==> flow/design.v <==
module HA (S, Cout, A, B);
    output S;
    output Cout;
    input A;
    input B;
    xor (S, A, B);
    and (Cout, A, B);
endmodule
module FA (S, Cout, A, B, Cin);
    output S;
    output Cout;
    input A;
    input B;
    input Cin;
    wire ha1_S, ha1_Cout;
    wire ha2_Cout;
    HA ha1 (ha1_S, ha1_Cout, A, B);
    HA ha2 (S, ha2_Cout, ha1_S, Cin);
    or (Cout, ha2_Cout, ha1_Cout);
endmodule
module BoothRadix4 (
    output [15:0] Sign,
    output [16:0] PP7,
    output [16:0] PP6,
    output [16:0] PP5,
    output [16:0] PP4,
    output [16:0] PP3,
    output [16:0] PP2,
    output [16:0] PP1,
    output [16:0] PP0,
    input [15:0] InputA,              
    input [15:0] InputB               
);
    wire [16:0] tmp;
    wire [16:0] A;
    wire [16:0] _A;
    wire [16:0] A2;
    wire [16:0] _A2;
    assign A = (InputA[15] == 1'b1) ? {1'b1, InputA} : {1'b0, InputA};
    assign tmp = {InputB, 1'b0};
    assign A2 = A + A;
    assign _A = (~A + 1'b1);
    assign _A2 = (~A2 + 1'b1);
    assign PP0 = (tmp[2:0] == 3'b001) ? A :
            (tmp[2:0] == 3'b010) ? A :
            (tmp[2:0] == 3'b011) ? A2 :
            (tmp[2:0] == 3'b100) ? _A2 :
            (tmp[2:0] == 3'b101) ? _A :
            (tmp[2:0] == 3'b110) ? _A : 17'b0;
    buf (Sign[0], 1'b0);
    buf (Sign[1], PP0[16]);
    assign PP1 = (tmp[4:2] == 3'b001) ? A :
            (tmp[4:2] == 3'b010) ? A :
            (tmp[4:2] == 3'b011) ? A2 :
            (tmp[4:2] == 3'b100) ? _A2 :
            (tmp[4:2] == 3'b101) ? _A :
            (tmp[4:2] == 3'b110) ? _A : 17'b0;
    buf (Sign[2], 1'b0);
    buf (Sign[3], PP1[16]);
    assign PP2 = (tmp[6:4] == 3'b001) ? A :
            (tmp[6:4] == 3'b010) ? A :
            (tmp[6:4] == 3'b011) ? A2 :
            (tmp[6:4] == 3'b100) ? _A2 :
            (tmp[6:4] == 3'b101) ? _A :
            (tmp[6:4] == 3'b110) ? _A : 17'b0;
    buf (Sign[4], 1'b0);
    buf (Sign[5], PP2[16]);
    assign PP3 = (tmp[8:6] == 3'b001) ? A :
            (tmp[8:6] == 3'b010) ? A :
            (tmp[8:6] == 3'b011) ? A2 :
            (tmp[8:6] == 3'b100) ? _A2 :
            (tmp[8:6] == 3'b101) ? _A :
            (tmp[8:6] == 3'b110) ? _A : 17'b0;
    buf (Sign[6], 1'b0);
    buf (Sign[7], PP3[16]);
    assign PP4 = (tmp[10:8] == 3'b001) ? A :
            (tmp[10:8] == 3'b010) ? A :
            (tmp[10:8] == 3'b011) ? A2 :
            (tmp[10:8] == 3'b100) ? _A2 :
            (tmp[10:8] == 3'b101) ? _A :
            (tmp[10:8] == 3'b110) ? _A : 17'b0;
    buf (Sign[8], 1'b0);
    buf (Sign[9], PP4[16]);
    assign PP5 = (tmp[12:10] == 3'b001) ? A :
            (tmp[12:10] == 3'b010) ? A :
            (tmp[12:10] == 3'b011) ? A2 :
            (tmp[12:10] == 3'b100) ? _A2 :
            (tmp[12:10] == 3'b101) ? _A :
            (tmp[12:10] == 3'b110) ? _A : 17'b0;
    buf (Sign[10], 1'b0);
    buf (Sign[11], PP5[16]);
    assign PP6 = (tmp[14:12] == 3'b001) ? A :
            (tmp[14:12] == 3'b010) ? A :
            (tmp[14:12] == 3'b011) ? A2 :
            (tmp[14:12] == 3'b100) ? _A2 :
            (tmp[14:12] == 3'b101) ? _A :
            (tmp[14:12] == 3'b110) ? _A : 17'b0;
    buf (Sign[12], 1'b0);
    buf (Sign[13], PP6[16]);
    assign PP7 = (tmp[16:14] == 3'b001) ? A :
            (tmp[16:14] == 3'b010) ? A :
            (tmp[16:14] == 3'b011) ? A2 :
            (tmp[16:14] == 3'b100) ? _A2 :
            (tmp[16:14] == 3'b101) ? _A :
            (tmp[16:14] == 3'b110) ? _A : 17'b0;
    buf (Sign[14], 1'b0);
    buf (Sign[15], PP7[16]);
endmodule
module WallaceTree16X16Radix4 (
    output [31:0] OPA,
    output [31:0] OPB,
    input [16:0] PP7,
    input [16:0] PP6,
    input [16:0] PP5,
    input [16:0] PP4,
    input [16:0] PP3,
    input [16:0] PP2,
    input [16:0] PP1,
    input [16:0] PP0
);
    wire [16:0] A0S;
    wire [16:0] A0C;
    wire [16:0] A1S;
    wire [16:0] A1C;
    wire [17:0] B0S;
    wire [17:0] B0C;
    wire [16:0] B1S;
    wire [16:0] B1C;
    wire [22:0] C0S;
    wire [22:0] C0C;
    wire [24:0] D0S;
    wire [24:0] D0C;
    HA ha_A_0_0 (A0S[0], A0C[0], PP0[2], PP1[0]);
    HA ha_A_0_1 (A0S[1], A0C[1], PP0[3], PP1[1]);
    FA fa_A_0_2 (A0S[2], A0C[2], PP0[4], PP1[2], PP2[0]);
    FA fa_A_0_3 (A0S[3], A0C[3], PP0[5], PP1[3], PP2[1]);
    FA fa_A_0_4 (A0S[4], A0C[4], PP0[6], PP1[4], PP2[2]);
    FA fa_A_0_5 (A0S[5], A0C[5], PP0[7], PP1[5], PP2[3]);
    FA fa_A_0_6 (A0S[6], A0C[6], PP0[8], PP1[6], PP2[4]);
    FA fa_A_0_7 (A0S[7], A0C[7], PP0[9], PP1[7], PP2[5]);
    FA fa_A_0_8 (A0S[8], A0C[8], PP0[10], PP1[8], PP2[6]);
    FA fa_A_0_9 (A0S[9], A0C[9], PP0[11], PP1[9], PP2[7]);
    FA fa_A_0_10 (A0S[10], A0C[10], PP0[12], PP1[10], PP2[8]);
    FA fa_A_0_11 (A0S[11], A0C[11], PP0[13], PP1[11], PP2[9]);
    FA fa_A_0_12 (A0S[12], A0C[12], PP0[14], PP1[12], PP2[10]);
    FA fa_A_0_13 (A0S[13], A0C[13], PP0[15], PP1[13], PP2[11]);
    FA fa_A_0_14 (A0S[14], A0C[14], PP0[16], PP1[14], PP2[12]);
    HA ha_A_0_15 (A0S[15], A0C[15], PP1[15], PP2[13]);
    HA ha_A_0_16 (A0S[16], A0C[16], PP1[16], PP2[14]);
    HA ha_A_1_0 (A1S[0], A1C[0], PP3[2], PP4[0]);
    HA ha_A_1_1 (A1S[1], A1C[1], PP3[3], PP4[1]);
    FA fa_A_1_2 (A1S[2], A1C[2], PP3[4], PP4[2], PP5[0]);
    FA fa_A_1_3 (A1S[3], A1C[3], PP3[5], PP4[3], PP5[1]);
    FA fa_A_1_4 (A1S[4], A1C[4], PP3[6], PP4[4], PP5[2]);
    FA fa_A_1_5 (A1S[5], A1C[5], PP3[7], PP4[5], PP5[3]);
    FA fa_A_1_6 (A1S[6], A1C[6], PP3[8], PP4[6], PP5[4]);
    FA fa_A_1_7 (A1S[7], A1C[7], PP3[9], PP4[7], PP5[5]);
    FA fa_A_1_8 (A1S[8], A1C[8], PP3[10], PP4[8], PP5[6]);
    FA fa_A_1_9 (A1S[9], A1C[9], PP3[11], PP4[9], PP5[7]);
    FA fa_A_1_10 (A1S[10], A1C[10], PP3[12], PP4[10], PP5[8]);
    FA fa_A_1_11 (A1S[11], A1C[11], PP3[13], PP4[11], PP5[9]);
    FA fa_A_1_12 (A1S[12], A1C[12], PP3[14], PP4[12], PP5[10]);
    FA fa_A_1_13 (A1S[13], A1C[13], PP3[15], PP4[13], PP5[11]);
    FA fa_A_1_14 (A1S[14], A1C[14], PP3[16], PP4[14], PP5[12]);
    HA ha_A_1_15 (A1S[15], A1C[15], PP4[15], PP5[13]);
    HA ha_A_1_16 (A1S[16], A1C[16], PP4[16], PP5[14]);
    HA ha_B_0_0 (B0S[0], B0C[0], A0S[1], A0C[0]);
    HA ha_B_0_1 (B0S[1], B0C[1], A0S[2], A0C[1]);
    HA ha_B_0_2 (B0S[2], B0C[2], A0S[3], A0C[2]);
    FA fa_B_0_3 (B0S[3], B0C[3], A0S[4], A0C[3], PP3[0]);
    FA fa_B_0_4 (B0S[4], B0C[4], A0S[5], A0C[4], PP3[1]);
    FA fa_B_0_5 (B0S[5], B0C[5], A0S[6], A0C[5], A1S[0]);
    FA fa_B_0_6 (B0S[6], B0C[6], A0S[7], A0C[6], A1S[1]);
    FA fa_B_0_7 (B0S[7], B0C[7], A0S[8], A0C[7], A1S[2]);
    FA fa_B_0_8 (B0S[8], B0C[8], A0S[9], A0C[8], A1S[3]);
    FA fa_B_0_9 (B0S[9], B0C[9], A0S[10], A0C[9], A1S[4]);
    FA fa_B_0_10 (B0S[10], B0C[10], A0S[11], A0C[10], A1S[5]);
    FA fa_B_0_11 (B0S[11], B0C[11], A0S[12], A0C[11], A1S[6]);
    FA fa_B_0_12 (B0S[12], B0C[12], A0S[13], A0C[12], A1S[7]);
    FA fa_B_0_13 (B0S[13], B0C[13], A0S[14], A0C[13], A1S[8]);
    FA fa_B_0_14 (B0S[14], B0C[14], A0S[15], A0C[14], A1S[9]);
    FA fa_B_0_15 (B0S[15], B0C[15], A0S[16], A0C[15], A1S[10]);
    FA fa_B_0_16 (B0S[16], B0C[16], PP2[15], A0C[16], A1S[11]);
    HA ha_B_0_17 (B0S[17], B0C[17], PP2[16], A1S[12]);
    HA ha_B_1_0 (B1S[0], B1C[0], A1C[3], PP6[0]);
    HA ha_B_1_1 (B1S[1], B1C[1], A1C[4], PP6[1]);
    FA fa_B_1_2 (B1S[2], B1C[2], A1C[5], PP6[2], PP7[0]);
    FA fa_B_1_3 (B1S[3], B1C[3], A1C[6], PP6[3], PP7[1]);
    FA fa_B_1_4 (B1S[4], B1C[4], A1C[7], PP6[4], PP7[2]);
    FA fa_B_1_5 (B1S[5], B1C[5], A1C[8], PP6[5], PP7[3]);
    FA fa_B_1_6 (B1S[6], B1C[6], A1C[9], PP6[6], PP7[4]);
    FA fa_B_1_7 (B1S[7], B1C[7], A1C[10], PP6[7], PP7[5]);
    FA fa_B_1_8 (B1S[8], B1C[8], A1C[11], PP6[8], PP7[6]);
    FA fa_B_1_9 (B1S[9], B1C[9], A1C[12], PP6[9], PP7[7]);
    FA fa_B_1_10 (B1S[10], B1C[10], A1C[13], PP6[10], PP7[8]);
    FA fa_B_1_11 (B1S[11], B1C[11], A1C[14], PP6[11], PP7[9]);
    FA fa_B_1_12 (B1S[12], B1C[12], A1C[15], PP6[12], PP7[10]);
    FA fa_B_1_13 (B1S[13], B1C[13], A1C[16], PP6[13], PP7[11]);
    HA ha_B_1_14 (B1S[14], B1C[14], PP6[14], PP7[12]);
    HA ha_B_1_15 (B1S[15], B1C[15], PP6[15], PP7[13]);
    HA ha_B_1_16 (B1S[16], B1C[16], PP6[16], PP7[14]);
    HA ha_C_0_0 (C0S[0], C0C[0], B0S[1], B0C[0]);
    HA ha_C_0_1 (C0S[1], C0C[1], B0S[2], B0C[1]);
    HA ha_C_0_2 (C0S[2], C0C[2], B0S[3], B0C[2]);
    HA ha_C_0_3 (C0S[3], C0C[3], B0S[4], B0C[3]);
    HA ha_C_0_4 (C0S[4], C0C[4], B0S[5], B0C[4]);
    FA fa_C_0_5 (C0S[5], C0C[5], B0S[6], B0C[5], A1C[0]);
    FA fa_C_0_6 (C0S[6], C0C[6], B0S[7], B0C[6], A1C[1]);
    FA fa_C_0_7 (C0S[7], C0C[7], B0S[8], B0C[7], A1C[2]);
    FA fa_C_0_8 (C0S[8], C0C[8], B0S[9], B0C[8], B1S[0]);
    FA fa_C_0_9 (C0S[9], C0C[9], B0S[10], B0C[9], B1S[1]);
    FA fa_C_0_10 (C0S[10], C0C[10], B0S[11], B0C[10], B1S[2]);
    FA fa_C_0_11 (C0S[11], C0C[11], B0S[12], B0C[11], B1S[3]);
    FA fa_C_0_12 (C0S[12], C0C[12], B0S[13], B0C[12], B1S[4]);
    FA fa_C_0_13 (C0S[13], C0C[13], B0S[14], B0C[13], B1S[5]);
    FA fa_C_0_14 (C0S[14], C0C[14], B0S[15], B0C[14], B1S[6]);
    FA fa_C_0_15 (C0S[15], C0C[15], B0S[16], B0C[15], B1S[7]);
    FA fa_C_0_16 (C0S[16], C0C[16], B0S[17], B0C[16], B1S[8]);
    FA fa_C_0_17 (C0S[17], C0C[17], A1S[13], B0C[17], B1S[9]);
    HA ha_C_0_18 (C0S[18], C0C[18], A1S[14], B1S[10]);
    HA ha_C_0_19 (C0S[19], C0C[19], A1S[15], B1S[11]);
    HA ha_C_0_20 (C0S[20], C0C[20], A1S[16], B1S[12]);
    HA ha_C_0_21 (C0S[21], C0C[21], PP5[15], B1S[13]);
    HA ha_C_0_22 (C0S[22], C0C[22], PP5[16], B1S[14]);
    HA ha_D_0_0 (D0S[0], D0C[0], C0S[1], C0C[0]);
    HA ha_D_0_1 (D0S[1], D0C[1], C0S[2], C0C[1]);
    HA ha_D_0_2 (D0S[2], D0C[2], C0S[3], C0C[2]);
    HA ha_D_0_3 (D0S[3], D0C[3], C0S[4], C0C[3]);
    HA ha_D_0_4 (D0S[4], D0C[4], C0S[5], C0C[4]);
    HA ha_D_0_5 (D0S[5], D0C[5], C0S[6], C0C[5]);
    HA ha_D_0_6 (D0S[6], D0C[6], C0S[7], C0C[6]);
    HA ha_D_0_7 (D0S[7], D0C[7], C0S[8], C0C[7]);
    FA fa_D_0_8 (D0S[8], D0C[8], C0S[9], C0C[8], B1C[0]);
    FA fa_D_0_9 (D0S[9], D0C[9], C0S[10], C0C[9], B1C[1]);
    FA fa_D_0_10 (D0S[10], D0C[10], C0S[11], C0C[10], B1C[2]);
    FA fa_D_0_11 (D0S[11], D0C[11], C0S[12], C0C[11], B1C[3]);
    FA fa_D_0_12 (D0S[12], D0C[12], C0S[13], C0C[12], B1C[4]);
    FA fa_D_0_13 (D0S[13], D0C[13], C0S[14], C0C[13], B1C[5]);
    FA fa_D_0_14 (D0S[14], D0C[14], C0S[15], C0C[14], B1C[6]);
    FA fa_D_0_15 (D0S[15], D0C[15], C0S[16], C0C[15], B1C[7]);
    FA fa_D_0_16 (D0S[16], D0C[16], C0S[17], C0C[16], B1C[8]);
    FA fa_D_0_17 (D0S[17], D0C[17], C0S[18], C0C[17], B1C[9]);
    FA fa_D_0_18 (D0S[18], D0C[18], C0S[19], C0C[18], B1C[10]);
    FA fa_D_0_19 (D0S[19], D0C[19], C0S[20], C0C[19], B1C[11]);
    FA fa_D_0_20 (D0S[20], D0C[20], C0S[21], C0C[20], B1C[12]);
    FA fa_D_0_21 (D0S[21], D0C[21], C0S[22], C0C[21], B1C[13]);
    FA fa_D_0_22 (D0S[22], D0C[22], B1S[15], C0C[22], B1C[14]);
    HA ha_D_0_23 (D0S[23], D0C[23], B1S[16], B1C[15]);
    HA ha_D_0_24 (D0S[24], D0C[24], PP7[15], B1C[16]);
    assign OPA = {1'b0, PP7[16], D0S[24:0], C0S[0], B0S[0], A0S[0], PP0[1], PP0[0]};
    assign OPB = {1'b0, D0C[24:0], 6'b000000};
endmodule
module CarrySelectAdder3 (
    output [2:0] Sum,
    output Cout,
    input [2:0] A,
    input [2:0] B,
    input Cin
);
    wire [2:0] g, p, c0, c1, c;
    assign g = A & B;
    assign p = A | B;
    assign c0[0] = g[0];
    assign c0[1] = (p[1] & c0[0]) | g[1];
    assign c0[2] = (p[2] & c0[1]) | g[2];
    assign c1[0] = g[0] | p[0];
    assign c1[1] = (p[1] & c1[0]) | g[1];
    assign c1[2] = (p[2] & c1[1]) | g[2];
    assign c = (Cin ? c1 : c0);
    assign Sum = A ^ B ^ {c[1:0], Cin};
    assign Cout = c[2];
endmodule
module CarrySelectAdder4 (
    output [3:0] Sum,
    output Cout,
    input [3:0] A,
    input [3:0] B,
    input Cin
);
    wire [3:0] g, p, c0, c1, c;
    assign g = A & B;
    assign p = A | B;
    assign c0[0] = g[0];
    assign c0[1] = (p[1] & c0[0]) | g[1];
    assign c0[2] = (p[2] & c0[1]) | g[2];
    assign c0[3] = (p[3] & c0[2]) | g[3];
    assign c1[0] = g[0] | p[0];
    assign c1[1] = (p[1] & c1[0]) | g[1];
    assign c1[2] = (p[2] & c1[1]) | g[2];
    assign c1[3] = (p[3] & c1[2]) | g[3];
    assign c = (Cin ? c1 : c0);
    assign Sum = A ^ B ^ {c[2:0], Cin};
    assign Cout = c[3];
endmodule
module CarrySelectAdder5 (
    output [4:0] Sum,
    output Cout,
    input [4:0] A,
    input [4:0] B,
    input Cin
);
    wire [4:0] g, p, c0, c1, c;
    assign g = A & B;
    assign p = A | B;
    assign c0[0] = g[0];
    assign c0[1] = (p[1] & c0[0]) | g[1];
    assign c0[2] = (p[2] & c0[1]) | g[2];
    assign c0[3] = (p[3] & c0[2]) | g[3];
    assign c0[4] = (p[4] & c0[3]) | g[4];
    assign c1[0] = g[0] | p[0];
    assign c1[1] = (p[1] & c1[0]) | g[1];
    assign c1[2] = (p[2] & c1[1]) | g[2];
    assign c1[3] = (p[3] & c1[2]) | g[3];
    assign c1[4] = (p[4] & c1[3]) | g[4];
    assign c = (Cin ? c1 : c0);
    assign Sum = A ^ B ^ {c[3:0], Cin};
    assign Cout = c[4];
endmodule
module CarrySelectAdder6 (
    output [5:0] Sum,
    output Cout,
    input [5:0] A,
    input [5:0] B,
    input Cin
);
    wire [5:0] g, p, c0, c1, c;
    assign g = A & B;
    assign p = A | B;
    assign c0[0] = g[0];
    assign c0[1] = (p[1] & c0[0]) | g[1];
    assign c0[2] = (p[2] & c0[1]) | g[2];
    assign c0[3] = (p[3] & c0[2]) | g[3];
    assign c0[4] = (p[4] & c0[3]) | g[4];
    assign c0[5] = (p[5] & c0[4]) | g[5];
    assign c1[0] = g[0] | p[0];
    assign c1[1] = (p[1] & c1[0]) | g[1];
    assign c1[2] = (p[2] & c1[1]) | g[2];
    assign c1[3] = (p[3] & c1[2]) | g[3];
    assign c1[4] = (p[4] & c1[3]) | g[4];
    assign c1[5] = (p[5] & c1[4]) | g[5];
    assign c = (Cin ? c1 : c0);
    assign Sum = A ^ B ^ {c[4:0], Cin};
    assign Cout = c[5];
endmodule
module CarrySelectAdder7 (
    output [6:0] Sum,
    output Cout,
    input [6:0] A,
    input [6:0] B,
    input Cin
);
    wire [6:0] g, p, c0, c1, c;
    assign g = A & B;
    assign p = A | B;
    assign c0[0] = g[0];
    assign c0[1] = (p[1] & c0[0]) | g[1];
    assign c0[2] = (p[2] & c0[1]) | g[2];
    assign c0[3] = (p[3] & c0[2]) | g[3];
    assign c0[4] = (p[4] & c0[3]) | g[4];
    assign c0[5] = (p[5] & c0[4]) | g[5];
    assign c0[6] = (p[6] & c0[5]) | g[6];
    assign c1[0] = g[0] | p[0];
    assign c1[1] = (p[1] & c1[0]) | g[1];
    assign c1[2] = (p[2] & c1[1]) | g[2];
    assign c1[3] = (p[3] & c1[2]) | g[3];
    assign c1[4] = (p[4] & c1[3]) | g[4];
    assign c1[5] = (p[5] & c1[4]) | g[5];
    assign c1[6] = (p[6] & c1[5]) | g[6];
    assign c = (Cin ? c1 : c0);
    assign Sum = A ^ B ^ {c[5:0], Cin};
    assign Cout = c[6];
endmodule
module SquareRootCarrySelectAdder32 (
    output [31:0] Sum,
    output Cout,
    input [31:0] A,
    input [31:0] B,
    input Cin
);
    wire CoutA, CoutB, CoutC, CoutD, CoutE;
    CarrySelectAdder3 csa3 (Sum[2:0], CoutA, A[2:0], B[2:0], Cin);
    CarrySelectAdder4 csa4 (Sum[6:3], CoutB, A[6:3], B[6:3], CoutA);
    CarrySelectAdder5 csa5 (Sum[11:7], CoutC, A[11:7], B[11:7], CoutB);
    CarrySelectAdder6 csa6 (Sum[17:12], CoutD, A[17:12], B[17:12], CoutC);
    CarrySelectAdder7 csa7_0 (Sum[24:18], CoutE, A[24:18], B[24:18], CoutD);
    CarrySelectAdder7 csa7_1 (Sum[31:25], Cout, A[31:25], B[31:25], CoutE);
endmodule
module Mul (
    output [31:0] R,
    input [15:0] X,
    input [15:0] Y
);
    wire [16:0] PP0;
    wire [16:0] PP1;
    wire [16:0] PP2;
    wire [16:0] PP3;
    wire [16:0] PP4;
    wire [16:0] PP5;
    wire [16:0] PP6;
    wire [16:0] PP7;
    wire [31:0] OPA;
    wire [31:0] OPB;
    wire [15:0] Sign;
    wire [31:0] SignCompensate;
    wire [31:0] TmpResult;
    BoothRadix4 br4 (Sign, PP7, PP6, PP5, PP4, PP3, PP2, PP1, PP0, X, Y);
    WallaceTree16X16Radix4 wt16x16r4 (OPA, OPB, PP7, PP6, PP5, PP4, PP3, PP2, PP1, PP0);
    SquareRootCarrySelectAdder32 srcsa32_0 (.Sum(SignCompensate), .Cout(), .A({~Sign, 16'b0}), .B({15'b0, 1'b1, 16'b0}), .Cin(1'b0));
    SquareRootCarrySelectAdder32 srcsa32_1 (.Sum(TmpResult), .Cout(), .A(OPA), .B(OPB), .Cin(1'b0));
    wire [31:0] BoothResult;
    SquareRootCarrySelectAdder32 srcsa32_2 (.Sum(BoothResult), .Cout(), .A(TmpResult), .B(SignCompensate), .Cin(1'b0));
    wire [31:0] NegY15;
    assign NegY15 = (~{{16{Y[15]}}, Y} + 32'd1) << 15;
    assign R = (X == 16'h8000) ? NegY15 : BoothResult;
endmodule
module Outputer (
    output reg Ready,
    output reg Valid,
    output reg [31:0] R,
    input [31:0] tmpR,
    input Clk,
    input Rst
);
    reg [3:0] Counter;
    always @ (posedge Clk or negedge Rst) begin
        if (Rst == 1'b0) begin
            Counter <= 4'd8;
        end
        else if (Counter > 4'd0) begin
            Counter <= Counter - 1'b1;
        end
        else begin
            Counter <= 4'd8;
        end
    end
    always @ (posedge Clk) begin
        if (Counter == 4'd8) begin
            R <= 32'd0;
            Valid <= 1'b0;
            Ready <= 1'b1;
        end
        else if (Counter == 4'd0) begin
            R <= tmpR;
            Valid <= 1'b1;
            Ready <= 1'b0;
        end
        else begin
            R <= 32'd0;
            Valid <= 1'b0;
            Ready <= 1'b0;
        end
    end
endmodule
module multiplier (
    output Ready,
    output Valid,
    output [31:0] R,
    input [15:0] X,
    input [15:0] Y,
    input Clk,
    input Rst
);
    wire [31:0] tmpR;
    Mul mul_1 (tmpR, X, Y);
    Outputer o_0 (Ready, Valid, R, tmpR, Clk, Rst);
endmodule
module MulCheck (p, a, b);
    input signed [15:0] a, b;
    output signed [31:0] p;
    assign p = a * b;
endmodule
# Tool chain data of multiplier
# The steps from the RTL of multiplier to its reports follow in flow order.
# Line numbers count from 1 in the design file above.
# Library cell names are shortened.
# The mark -- stands for no value.
dict set report setup {
  design {multiplier}
  clock {Clk}
  lib {sky130hd}
  lib_corner {tt_025C_1v80}
}

# Elaborated design
# Counts by Yosys on the flattened word-level netlist (proc, flatten, opt, wreduce; memories kept). Register bits leave out memories and registers merged into their read ports (data or address). Print and check cells are left out. Cells with the same type and inputs are merged into one.
dict set report word_totals {
  register_bits 38
  inputBits 34
  word_cells 792
}
dict set report classes {
  n_addsub 5
  compare 1
  n_eq 47
  n_mux 58
  n_logic 673
  reduce_logical 3
}
# op n
set ops {}
lappend ops {{17-bit 2-to-1 mux} 46}
lappend ops {{1-bit AND} 279}
lappend ops {{1-bit XOR} 197}
lappend ops {{1-bit OR} 156}
lappend ops {{3-bit == test with constant B} 21}
lappend ops {{7-bit XOR} 8}
lappend ops {{17-bit by 1-bit adder with 17-bit output with constant B} 3}
lappend ops {{17-bit inverter} 3}
lappend ops {{3-bit by 2-bit == test with 1-bit output with constant B} 14}
lappend ops {{6-bit XOR} 6}
lappend ops {{32-bit 2-to-1 mux} 1}
lappend ops {{6-bit AND} 4}
lappend ops {{6-bit OR} 4}
lappend ops {{6-bit 2-to-1 mux} 4}
lappend ops {{3-bit by 1-bit == test with 1-bit output with constant B} 7}
lappend ops {{7-bit 2-to-1 mux} 3}
lappend ops {{17-bit adder} 1}
lappend ops {{16-bit == test with constant B} 1}
lappend ops {{16-bit inverter} 1}
lappend ops {{7-bit AND} 2}
lappend ops {{7-bit OR} 2}
lappend ops {{5-bit XOR} 2}
lappend ops {{4-bit XOR} 2}
lappend ops {{6-bit by 7-bit XOR with 7-bit output} 1}
lappend ops {{5-bit AND} 1}
lappend ops {{5-bit OR} 1}
lappend ops {{5-bit 2-to-1 mux} 1}
lappend ops {{2-bit == test with constant B} 2}
# Not listed: further kinds 12, cells in them 14.

# Depth
# Yosys ltp: most cells in a row. Word level: on the elaborated netlist, between registers, memories and ports. Mapped: between sequential cells and ports; inverters and the memories' decode and read muxes count.
dict set report depth {
  word_depth 55
  abc_area 0
  depth_mapped 60
  mapped_depth_nobuf 57
}

# After synthesis
# The flow's flattened synthesis, as Yosys stat reports it; memories are mapped. The netlist is that of the ABC_AREA named above (0 if unset); the other value can give another one.
dict set report synth_totals {
  cells 1576
  mapped_area_mm2 0.0113321
  seqArea_mm2 0.000782
  ffs 38
  buf_cells 150
}
# cell_type n type_area_um2
set types {}
lappend types {fa_1 86 1.72E+03}
lappend types {ha_1 106 1.33E+03}
lappend types {a21oi_1 147 735.706}
lappend types {dfxtp_1 34 680.653}
lappend types {inv_1 173 649.373}
lappend types {nor2_1 157 589.315}
lappend types {o21ai_0 108 540.518}
lappend types {clkbuf_1 125 469.2}
lappend types {nand2_1 119 446.678}
lappend types {a221oi_1 46 402.886}
lappend types {xnor2_1 45 394.128}
lappend types {a22oi_1 52 390.374}
lappend types {xor2_1 41 359.094}
lappend types {o22ai_1 33 206.448}
lappend types {mux2i_1 19 190.182}
lappend types {a211oi_1 19 142.637}
lappend types {a221o_1 14 140.134}
lappend types {nand2b_1 19 118.864}
# Other cell types: 60; their cells: 233.
# By module: a second synthesis without flattening, with its own total; a netlist apart from the flattened one above.
dict set report hier_totals {
  hier_cells 2243
  area_unflattened_mm2 0.0164245
}
# Rows give one instance, submodules left out.
# module instances n_cells area_mm2 mod_seq_area_mm2
set modules {}
lappend modules {BoothRadix4 1 1012 0.0061059 0}
lappend modules {CarrySelectAdder7 6 57 0.0004217 0}
lappend modules {HA 197 1 0.0000125 0}
lappend modules {Outputer 1 84 0.0011061 0.000782}
lappend modules {CarrySelectAdder6 3 48 0.0003466 0}
lappend modules {CarrySelectAdder5 3 36 0.0002728 0}
lappend modules {CarrySelectAdder4 3 30 0.0002227 0}
lappend modules {Mul 1 117 0.0006619 0}
lappend modules {FA 80 1 0.0000063 0}
lappend modules {CarrySelectAdder3 3 18 0.0001401 0}
lappend modules {WallaceTree16X16Radix4 1 15 0.0001089 0}
lappend modules {SquareRootCarrySelectAdder32 3 0 0 0}
lappend modules {multiplier 1 0 0 0}

# Path before layout
# OpenSTA on the mapped netlist: ideal clock, no wires. The path of least setup slack (recovery checks aside). Input and output delay are each 20% of the period. Register names are those of the netlist, which keeps one name where synthesis merged equal registers.
dict set report synth_path {
  kind {in2reg}
  from {input port X[0]}
  to {register o_0.R[31]}
  tclk_ns 13.0
  input_delay_ns 2.600
  setup_time_ns 0.140
  t_arrival_ns 13.320
  required_time_ns 12.860
  setup_slack_ns -0.460
  delay_ns 10.860
  driving_pins 54
  n_path_buf 3
  period_less_setup_slack_ns 13.46
}
# "delay_ns" = arrival - input delay + setup time.
# "driving_pins" counts driving pins, that of a launching flip-flop among them; a cell with two outputs on the path counts twice.
# "period_less_setup_slack_ns" is the clock period less the worst setup slack; recovery checks do not enter. This is arithmetic on one report: input and output delays are still those of the set period (20% each).
# The rows between start and end are the longest chain of elaborated cells between them; the timing report does not say that the signal goes this way. Where chains are equally long, one stands for them.
# A line is the first line of the expression or statement that the cell stems from. Yosys adds cells for indexed reads and writes and turns some case tables into memories.
# At most two assigning lines are given for a register; there are more.
dict set report synth_via {
  cell_sequence {clkbuf_1 inv_1 ha_1 buf_2 or4b_4 buf_6 or4_1 xor2_1 nand2_1 o21ai_0 o21ai_0 a21o_1 fa_1 fa_1 fa_1 inv_1 ha_1 inv_1 [18 not listed] a41oi_1 a21oi_1 o21bai_1 fa_1 nor2_1 a21oi_1 a21oi_1 o21bai_1 a21oi_1 o21bai_1 fa_1 xor2_1 or3_1 mux2i_1 a211oi_1 nand3_1 o211ai_1 a211oi_1}
  elab_chain_len 52
}
# element line
set synth_lines {}
lappend synth_lines {{start, declared} 458} ;# input [15:0] X,
lappend synth_lines {{17-bit 2-to-1 mux} 39} ;# assign A = (InputA[15] == 1'b1) ? {1'b1, InputA} : {1'b0, InputA};
lappend synth_lines {{17-bit inverter} 42} ;# assign _A = (~A + 1'b1);
lappend synth_lines {{17-bit by 1-bit adder with 17-bit output} 42}
lappend synth_lines {{17-bit 2-to-1 mux} 57} ;# (tmp[4:2] == 3'b110) ? _A : 17'b0;
lappend synth_lines {{17-bit 2-to-1 mux} 56} ;# (tmp[4:2] == 3'b101) ? _A :
lappend synth_lines {{17-bit 2-to-1 mux} 55} ;# (tmp[4:2] == 3'b100) ? _A2 :
lappend synth_lines {{17-bit 2-to-1 mux} 54} ;# (tmp[4:2] == 3'b011) ? A2 :
lappend synth_lines {{[38 not listed]} --}
lappend synth_lines {{1-bit AND} 359} ;# assign c0[4] = (p[4] & c0[3]) | g[4];
lappend synth_lines {{1-bit OR} 359}
lappend synth_lines {{1-bit AND} 360} ;# assign c0[5] = (p[5] & c0[4]) | g[5];
lappend synth_lines {{1-bit OR} 360}
lappend synth_lines {{6-bit 2-to-1 mux} 369} ;# assign c = (Cin ? c1 : c0);
lappend synth_lines {{7-bit XOR} 370} ;# assign Sum = A ^ B ^ {c[5:0], Cin};
lappend synth_lines {{32-bit 2-to-1 mux} 414} ;# assign R = (X == 16'h8000) ? NegY15 : BoothResult;
lappend synth_lines {{end, assigned} 438} ;# R <= 32'd0;
lappend synth_lines {{end, assigned} 443} ;# R <= tmpR;
lappend synth_lines {{end, declared} 419} ;# output reg [31:0] R,

# Path in the finished layout
# From the final timing report of job 1: the path of least setup slack in the routed layout; clock arrival at registers is part of the times.
dict set report layout_path {
  kind {in2reg}
  from {input port X[0]}
  to {register o_0.R[31]}
  tclk_ns 15.0
  input_delay_ns 3.00
  setup_time_ns 0.08
  t_arrival_ns 13.78
  required_time_ns 15.22
  setup_slack_ns 1.44
  driving_pins 54
  n_path_buf 5
}
# The rows between start and end are the longest chain of elaborated cells between them; the timing report does not say that the signal goes this way. Where chains are equally long, one stands for them.
# At most two assigning lines are given for a register; there are more.
dict set report layout_via {
  cell_sequence {buf_12 clkbuf_16 inv_12 ha_4 buf_6 or4b_4 buf_12 or4_4 xor2_4 buf_6 nand2_1 o21ai_0 o21ai_1 a21o_1 fa_1 fa_1 fa_1 inv_1 [18 not listed] a21oi_2 nor2_1 nor2_2 fa_2 mux2i_4 a21oi_4 o21bai_2 a21oi_2 o21bai_1 fa_1 fa_2 xor2_4 or3_1 mux2i_1 a211oi_2 nand3_1 o211ai_1 a211oi_2}
  elab_chain_len 52
}
# element line
set layout_lines {}
lappend layout_lines {{start, declared} 458} ;# input [15:0] X,
lappend layout_lines {{17-bit 2-to-1 mux} 39} ;# assign A = (InputA[15] == 1'b1) ? {1'b1, InputA} : {1'b0, InputA};
lappend layout_lines {{17-bit inverter} 42} ;# assign _A = (~A + 1'b1);
lappend layout_lines {{17-bit by 1-bit adder with 17-bit output} 42}
lappend layout_lines {{17-bit 2-to-1 mux} 57} ;# (tmp[4:2] == 3'b110) ? _A : 17'b0;
lappend layout_lines {{17-bit 2-to-1 mux} 56} ;# (tmp[4:2] == 3'b101) ? _A :
lappend layout_lines {{17-bit 2-to-1 mux} 55} ;# (tmp[4:2] == 3'b100) ? _A2 :
lappend layout_lines {{17-bit 2-to-1 mux} 54} ;# (tmp[4:2] == 3'b011) ? A2 :
lappend layout_lines {{[38 not listed]} --}
lappend layout_lines {{1-bit AND} 359} ;# assign c0[4] = (p[4] & c0[3]) | g[4];
lappend layout_lines {{1-bit OR} 359}
lappend layout_lines {{1-bit AND} 360} ;# assign c0[5] = (p[5] & c0[4]) | g[5];
lappend layout_lines {{1-bit OR} 360}
lappend layout_lines {{6-bit 2-to-1 mux} 369} ;# assign c = (Cin ? c1 : c0);
lappend layout_lines {{7-bit XOR} 370} ;# assign Sum = A ^ B ^ {c[5:0], Cin};
lappend layout_lines {{32-bit 2-to-1 mux} 414} ;# assign R = (X == 16'h8000) ? NegY15 : BoothResult;
lappend layout_lines {{end, assigned} 438} ;# R <= 32'd0;
lappend layout_lines {{end, assigned} 443} ;# R <= tmpR;
lappend layout_lines {{end, declared} 419} ;# output reg [31:0] R,

# Design multiplier on sky130hd. What follows are 4 stored runs of the flow, each under its own settings; their order means nothing. The constraints put input and output delay at 20% of the set period each and load the outputs with 0.01 pF.
# "period_reached_ns": clock period set for the run, less the worst setup slack. It is reckoned from that one timing run; input and output delays stay at 20% of the period that was set.
# "critical_path_time_ns" = time allowed to the worst setup path (clock period - input delay - output delay, where it has them) - its slack; a late launch clock adds to it, a late capture clock takes from it.
# "power_mw" rests on the timing tool's default activity at the inputs, not on a simulated workload.
run="job 1" settings ABC_AREA=0 CELL_PAD_IN_SITES_DETAIL_PLACEMENT=0 CORE_UTILIZATION=50 CTS_CLUSTER_DIAMETER=234 GPL_ROUTABILITY_DRIVEN=0 GPL_TIMING_DRIVEN=0 HOLD_SLACK_MARGIN=0.09 MAX_ROUTING_LAYER="met4" PLACE_DENSITY_LB_ADDON=0.0 SETUP_SLACK_MARGIN=2.99 SLEW_MARGIN=35 TNS_END_PERCENT=85 period_ns=15.0 CAP_MARGIN=20 CORE_MARGIN=2
run="job 1" results synth_area_mm2=0.0113321 dieArea_mm2=0.0238842 cell_area_final_mm2=0.0136919 post_route_util_frac=0.61 timing.setup.ws_ns=1.436 tns_setup_ns=0.000 hold_worst_slack_ns=0.505 power_mw=3.345 period_reached_ns=13.564 critical_path_time_ns=10.56 critical_path_type="in2reg"
run="job 2" settings ABC_AREA=0 CAP_MARGIN=30 CELL_PAD_IN_SITES_DETAIL_PLACEMENT=0 CELL_PAD_IN_SITES_GLOBAL_PLACEMENT=1 CORE_MARGIN=4 CORE_UTILIZATION=17 CTS_CLUSTER_DIAMETER=196 GPL_ROUTABILITY_DRIVEN=1 GPL_TIMING_DRIVEN=0 HOLD_SLACK_MARGIN=0.09 MAX_ROUTING_LAYER="met4" PLACE_DENSITY_LB_ADDON=0.1 SETUP_SLACK_MARGIN=2.99 SLEW_MARGIN=35 TNS_END_PERCENT=45 period_ns=15.0
run="job 2" results synth_area_mm2=0.0113321 dieArea_mm2=0.0708545 cell_area_final_mm2=0.0151883 post_route_util_frac=0.231 timing.setup.ws_ns=1.375 tns_setup_ns=0.000 hold_worst_slack_ns=0.503 power_mw=4.157 period_reached_ns=13.625 critical_path_time_ns=10.62 critical_path_type="in2reg"
run="job 3" settings CORE_UTILIZATION=31 period_ns=12.7 CAP_MARGIN=20 CORE_MARGIN=2 SLEW_MARGIN=20
run="job 3" results synth_area_mm2=0.0113321 dieArea_mm2=0.0381011 cell_area_final_mm2=0.0143525 post_route_util_frac=0.396 timing.setup.ws_ns=0.305 tns_setup_ns=0.000 hold_worst_slack_ns=0.510 power_mw=3.729 period_reached_ns=12.395 critical_path_time_ns=9.85 critical_path_type="in2reg"
run="job 4" settings GPL_TIMING_DRIVEN=0 PLACE_DENSITY_LB_ADDON=0.01 period_ns=13.0 CAP_MARGIN=20 CORE_MARGIN=2 CORE_UTILIZATION=40 SLEW_MARGIN=20
run="job 4" results synth_area_mm2=0.0113321 dieArea_mm2=0.0296925 cell_area_final_mm2=0.0136481 post_route_util_frac=0.49 timing.setup.ws_ns=-0.210 tns_setup_ns=-0.210 hold_worst_slack_ns=0.509 power_mw=3.704 period_reached_ns=13.210 critical_path_time_ns=10.61 critical_path_type="in2reg"
